==> flow/design.v <==
module subbytes#(
    parameter SBOX_WIDTH = 8,
    parameter SBOX_DEPTH = 256,
    parameter DATA_WIDTH = 16
)(
    input clk,
    input reset_n,
    input sbox_valid, 
    input [SBOX_WIDTH-1:0] sbox_out,
    input tvalid,
    input [DATA_WIDTH-1:0] in,       
    output reg valid,
    output reg [DATA_WIDTH-1:0] out       
);
    localparam NUM_BYTES = DATA_WIDTH / 8;
    reg [7:0] index;
    reg sbox_ready;
    reg [7:0] sbox_slice [0:NUM_BYTES-1][0:255];
    integer i;
    genvar g;
    always @(posedge clk or negedge reset_n) begin
        if (!reset_n) begin
            index <= 0;
            sbox_ready <= 0;
        end else if (sbox_valid && !sbox_ready) begin
            index <= index + 1;
            if (index == SBOX_DEPTH - 1) sbox_ready <= 1;
        end
    end
    generate
        for (g = 0; g < NUM_BYTES; g = g + 1) begin : MEM_WRITE
            always @(posedge clk) begin
                if (sbox_valid && !sbox_ready) begin
                    sbox_slice[g][index] <= sbox_out;
                end
            end
        end
    endgenerate
    wire [7:0] ram_read_data [0:NUM_BYTES-1];
    generate
        for (g = 0; g < NUM_BYTES; g = g + 1) begin : MEM_ASYNC_READ
            assign ram_read_data[g] = sbox_slice[g][in[g*8 +: 8]];
        end
    endgenerate
    always @(posedge clk or negedge reset_n) begin
        if (!reset_n) begin
            valid <= 0;
            out <= 0;
        end else begin
            if (tvalid && sbox_ready) valid <= 1;
            else valid <= 0;
            if (tvalid && sbox_ready) begin
                for (i = 0; i < NUM_BYTES; i = i + 1) begin
                    out[i*8 +: 8] <= ram_read_data[i];
                end
            end
        end
    end
endmodule
Ticket comment

Reports on subbytes
Module subbytes before and after one edit of its RTL, step after step.
Lines under "unedited" count in the file above, lines under "edited" in the edited file.
"difference" is "edited" less "unedited", of the values as shown; "relative change" is that difference over "unedited", in percent.
Operators carry their Yosys type and port widths (W data, S select, Z words).
A cell with -- has no value.

design
  top module = subbytes
  clock port = clk
  library = sky130hd
  library corner = tt_025C_1v80

The edit
Unified diff, file above to edited file.
A script made this edit. It changes what the design does and was not meant as an optimisation.

begin of diff
@@ -7,5 +7,5 @@
     input reset_n,
     input sbox_valid, 
-    input [SBOX_WIDTH-1:0] sbox_out,
+    input [SBOX_WIDTH-1:0] sbox_out_ext,
     input tvalid,
     input [DATA_WIDTH-1:0] in,       
@@ -13,4 +13,6 @@
     output reg [DATA_WIDTH-1:0] out       
 );
+    reg [SBOX_WIDTH-1:0] sbox_out;
+    always @(posedge clk) sbox_out <= sbox_out_ext;
     localparam NUM_BYTES = DATA_WIDTH / 8;
     reg [7:0] index;
end of diff

After elaboration
Source: Yosys, flattened and elaborated, memories not mapped. Widths are those after wreduce. Registers that Yosys merges into a memory's read port (data or address) are not register bits. Print and check cells do not count.
Memory sizes are those after Yosys's memory passes, which may raise the word count (mostly to a power of two), join words into wider ones and drop unused or constant bits.

storage and ports
  item                             unedited  edited  difference  relative change (%)
  bits in latches                  0         0       0           --
  RAM bits                         4096      4096    0           0.00
  memory bits (read-only)          0         0       0           --
  clocked read ports x word width  16        16      0           0.00
  output and inout port bits       17        17      0           0.00
  register bits                    10        18      +8          +80.00
  memories                         1         1       0           0.00
  cells after elaboration          19        20      +1          +5.26

operators by class
  item                              unedited  edited  difference  relative change (%)
  shift operators                   0         0       0           --
  add/subtract/negate cells         3         3       0           0.00
  equality and inequality tests     1         1       0           0.00
  reductions and logical operators  6         6       0           0.00
  muxes and demuxes                 5         5       0           0.00
  divide/modulo/power cells         0         0       0           --
  $mul                              0         0       0           --
  $lt $le $gt $ge                   0         0       0           --
  bitwise gates (word level)        0         0       0           --

memories
  item                                     unedited                     edited
  words x width with read and write ports  sbox_slice 512 x 8 bit 2R2W  sbox_slice 512 x 8 bit 2R2W

operators with widths
  operator               unedited  edited  difference  relative change (%)
  $logic_not A1 Y1       3         3       0           0.00
  $add A9 B8 Y9 const A  2         2       0           0.00
  $logic_and A1 B1 Y1    2         2       0           0.00
  $mux W1                2         2       0           0.00
  $mux W9                2         2       0           0.00
  $add A8 B1 Y8 const B  1         1       0           0.00
  $eq A8 B8 Y1 const B   1         1       0           0.00
  $mux W8                1         1       0           0.00
  $reduce_and A2 Y1      1         1       0           0.00

Depth
Depth = most cells in a row (Yosys ltp): at word level without a register or memory, in the mapped netlist without a sequential cell, where the memories' decode and read muxes count.

logic depth
  item                           unedited  edited  difference  relative change (%)
  depth after elaboration        3         3       0           0.00
  ABC_AREA                       0         0       --          --
  mapped depth                   13        12      -1          -7.69
  gate-level depth less buffers  7         7       0           0.00

Synthesis result
The flow's flattened synthesis, as Yosys stat reports it; memories are mapped. The netlist is that of the ABC_AREA named above (0 if unset); the other value can give another one.

cell types
  cell type                   unedited  edited  difference  relative change (%)
  sky130_fd_sc_hd__mux2i_1    885       759     -126        -14.24
  sky130_fd_sc_hd__mux4_2     592       660     +68         +11.49
  sky130_fd_sc_hd__nand2_1    196       246     +50         +25.51
  sky130_fd_sc_hd__a211oi_1   99        53      -46         -46.46
  sky130_fd_sc_hd__o21ai_0    137       100     -37         -27.01
  sky130_fd_sc_hd__clkbuf_1   168       136     -32         -19.05
  sky130_fd_sc_hd__a221oi_1   94        66      -28         -29.79
  sky130_fd_sc_hd__a2111oi_0  33        60      +27         +81.82
  sky130_fd_sc_hd__o22ai_1    256       230     -26         -10.16
  sky130_fd_sc_hd__buf_4      75        90      +15         +20.00
  sky130_fd_sc_hd__buf_2      68        83      +15         +22.06
  sky130_fd_sc_hd__mux2_2     6         19      +13         +216.67
  sky130_fd_sc_hd__buf_8      19        8       -11         -57.89
  sky130_fd_sc_hd__a21oi_1    149       159     +10         +6.71
  sky130_fd_sc_hd__or3_1      14        5       -9          -64.29
  sky130_fd_sc_hd__dfxtp_1    0         8       +8          --
  sky130_fd_sc_hd__buf_6      106       99      -7          -6.60
  sky130_fd_sc_hd__a22oi_1    25        32      +7          +28.00

The list need not be complete.

mapped netlist
  item                              unedited  edited   difference  relative change (%)
  cell count                        5796      5686     -110        -1.90
  cell area after synthesis (um^2)  98235.5   98279.3  +43.8       +0.04
  mapped flip-flops                 2074      2082     +8          +0.39

Timing after synthesis
Path of least setup slack by OpenSTA after synthesis, without wires, with an ideal clock, recovery checks aside; 20% of the period is set as input and as output delay. Where synthesis merged equal registers, the netlist keeps one of their names.

path after synthesis
  item                                 unedited           edited                difference  relative change (%)
  path type                            input to register  register to register  --          --
  start point                          input in[8]        register sbox_out[0]  --          --
  end point                            register out[15]   memory sbox_slice     --          --
  buffers on the path                  6                  0                     -6          -100.00
  time at the first pin (ns)           2.000              0.000                 -2.000      -100.00
  library setup time (ns)              0.124              0.852                 +0.728      --
  arrival time (ns)                    3.963              3.382                 -0.581      -14.66
  slack (ns)                           5.913              5.766                 -0.147      --
  stages on the path                   11                 1                     -10         -90.91
  clock period (ns)                    10.0               10.0                  0.0         0.00
  delay of the path (ns)               2.087              4.234                 +2.147      +102.87
  period reached after synthesis (ns)  4.087              4.234                 +0.147      +3.60

"delay of the path" = arrival - input delay + setup time.
"stages on the path": output pins that drive a net of the path, with the launching flip-flop's if there is one; two outputs of one cell count as two.
"period reached after synthesis" = period - worst setup slack (recovery checks aside). The figure is calculated, with input and output delays left at 20% of the set period.
Where an end lacks its bit number, it is one bit of the signal, or one of the new flip-flops if synthesis recoded a state register.
The rows between start and end are the longest chain of elaborated cells between them; the timing report does not say that the signal goes this way. Where chains are equally long, one stands for them.
A line is the first line of the expression or statement that the cell stems from. Yosys adds cells for indexed reads and writes and turns some case tables into memories.

on the way, after synthesis, unedited
  path through = sky130_fd_sc_hd__buf_4 sky130_fd_sc_hd__buf_8 sky130_fd_sc_hd__buf_8 sky130_fd_sc_hd__buf_6 sky130_fd_sc_hd__buf_4 sky130_fd_sc_hd__buf_4 sky130_fd_sc_hd__mux2i_1 sky130_fd_sc_hd__o22ai_1 sky130_fd_sc_hd__o41ai_1 sky130_fd_sc_hd__nor4_1 sky130_fd_sc_hd__a211o_1
  cells in the longest elaborated chain = 1
  elaborated cells between the ends (all ways) = 1
  RTL lines with such cells = 1
  classes of those cells = add/sub (1)

RTL lines, path after synthesis, unedited
  item           RTL line  RTL
  from (decl)    11        input [DATA_WIDTH-1:0] in,
  $add A9 B8 Y9  42        assign ram_read_data[g] = sbox_slice[g][in[g*8 +: 8]];
  to (decl)      13        output reg [DATA_WIDTH-1:0] out

on the way, after synthesis, edited
  path through = sky130_fd_sc_hd__dfxtp_1
  cells in the longest elaborated chain = 1
  elaborated cells between the ends (all ways) = 1
  RTL lines with such cells = 1
  classes of those cells = mux (1)

RTL lines, path after synthesis, edited
  item           RTL line  RTL
  from (decl)    15        reg [SBOX_WIDTH-1:0] sbox_out;
  from (assign)  16        always @(posedge clk) sbox_out <= sbox_out_ext;
  $mux W8        35        if (sbox_valid && !sbox_ready) begin
  to (decl)      20        reg [7:0] sbox_slice [0:NUM_BYTES-1][0:255];

Worst path after layout
From the final timing report of each run of pair 1: the path of least setup slack in the routed layout; clock arrival at registers is part of the times.

path post-layout
  item                        unedited           edited             difference  relative change (%)
  path type                   input to register  input to register  --          --
  start point                 input in[8]        input in[13]       --          --
  end point                   register out[9]    register out[11]   --          --
  slack (ns)                  4.20               4.17               -0.03       --
  stages on the path          11                 7                  -4          -36.36
  time at the first pin (ns)  2.00               2.00               0.00        0.00
  buffers on the path         4                  1                  -3          -75.00
  arrival time (ns)           6.62               6.56               -0.06       -0.91
  library setup time (ns)     0.06               0.15               +0.09       --
  clock period (ns)           10.0               10.0               0.0         0.00

The rows between start and end are the longest chain of elaborated cells between them; the timing report does not say that the signal goes this way. Where chains are equally long, one stands for them.

on the way, post-layout, unedited
  path through = sky130_fd_sc_hd__buf_8 sky130_fd_sc_hd__buf_12 sky130_fd_sc_hd__buf_4 sky130_fd_sc_hd__mux2i_1 sky130_fd_sc_hd__o221ai_1 sky130_fd_sc_hd__o22ai_1 sky130_fd_sc_hd__o21ai_0 sky130_fd_sc_hd__a21oi_1 sky130_fd_sc_hd__nor4b_1 sky130_fd_sc_hd__buf_4 sky130_fd_sc_hd__a211o_1
  cells in the longest elaborated chain = 1
  elaborated cells between the ends (all ways) = 1
  RTL lines with such cells = 1
  classes of those cells = add/sub (1)

RTL lines, path post-layout, unedited
  item           RTL line  RTL
  from (decl)    11        input [DATA_WIDTH-1:0] in,
  $add A9 B8 Y9  42        assign ram_read_data[g] = sbox_slice[g][in[g*8 +: 8]];
  to (decl)      13        output reg [DATA_WIDTH-1:0] out

on the way, post-layout, edited
  path through = sky130_fd_sc_hd__clkdlybuf4s50_1 sky130_fd_sc_hd__nor2b_1 sky130_fd_sc_hd__nand2_1 sky130_fd_sc_hd__a2111oi_1 sky130_fd_sc_hd__nor3_1 sky130_fd_sc_hd__nand4b_1 sky130_fd_sc_hd__o311ai_1
  cells in the longest elaborated chain = 1
  elaborated cells between the ends (all ways) = 1
  RTL lines with such cells = 1
  classes of those cells = add/sub (1)

RTL lines, path post-layout, edited
  item           RTL line  RTL
  from (decl)    11        input [DATA_WIDTH-1:0] in,
  $add A9 B8 Y9  44        assign ram_read_data[g] = sbox_slice[g][in[g*8 +: 8]];
  to (decl)      13        output reg [DATA_WIDTH-1:0] out

Measured runs
Both versions went through the flow (Yosys, OpenROAD) with the same settings in each pair. Constraints: input delay and output delay 20% of the set period each, output load 0.01 pF.

settings, pair 1
  CORE_UTILIZATION = 45
  PLACE_DENSITY = 0.6
  period_ns = 10.0
  CAP_MARGIN = 20
  CORE_MARGIN = 2
  SLEW_MARGIN = 20

measured results, pair 1
  item                                     unedited  edited    difference  relative change (%)
  utilization of the finished layout (%)   49.6      49.8      +0.2        --
  final setup TNS (ns)                     0.000     0.000     0.000       --
  overall die area (um^2)                  222053.0  222152.0  +99.0       +0.04
  worst slack on setup checks (ns)         4.200     4.168     -0.032      --
  standard-cell area after layout (um^2)   107813.0  108060.0  +247.0      +0.23
  total design power (mW)                  19.884    19.788    -0.096      -0.48
  mapped cell area after synthesis (um^2)  98235.5   98279.3   +43.8       +0.04
  period reached (ns)                      5.800     5.832     +0.032      +0.55
  worst-case hold slack (ns)               0.552     0.540     -0.012      --

settings, pair 2
  ABC_AREA = 0
  CAP_MARGIN = 40
  CELL_PAD_IN_SITES_DETAIL_PLACEMENT = 2
  CELL_PAD_IN_SITES_GLOBAL_PLACEMENT = 1
  CORE_UTILIZATION = 52
  CTS_CLUSTER_DIAMETER = 312
  GPL_ROUTABILITY_DRIVEN = 1
  MAX_ROUTING_LAYER = met4
  SETUP_SLACK_MARGIN = -0.34
  SLEW_MARGIN = 35
  period_ns = 4.02
  CORE_MARGIN = 2

measured results, pair 2
  item                                     unedited  edited    difference  relative change (%)
  utilization of the finished layout (%)   60.5      60.4      -0.1        --
  final setup TNS (ns)                     0.000     0.000     0.000       --
  overall die area (um^2)                  192405.0  192493.0  +88.0       +0.05
  worst slack on setup checks (ns)         0.382     0.447     +0.065      --
  standard-cell area after layout (um^2)   113689.0  113375.0  -314.0      -0.28
  total design power (mW)                  50.610    50.545    -0.065      -0.13
  mapped cell area after synthesis (um^2)  98235.5   98279.3   +43.8       +0.04
  period reached (ns)                      3.638     3.573     -0.065      -1.79
  worst-case hold slack (ns)               0.115     0.350     +0.235      --

"period reached" is the run's clock period less its worst setup slack. It is reckoned from that one timing run; input and output delays stay at 20% of the period that was set.
"total design power" rests on the timing tool's default activity at the inputs, not on a simulated workload.
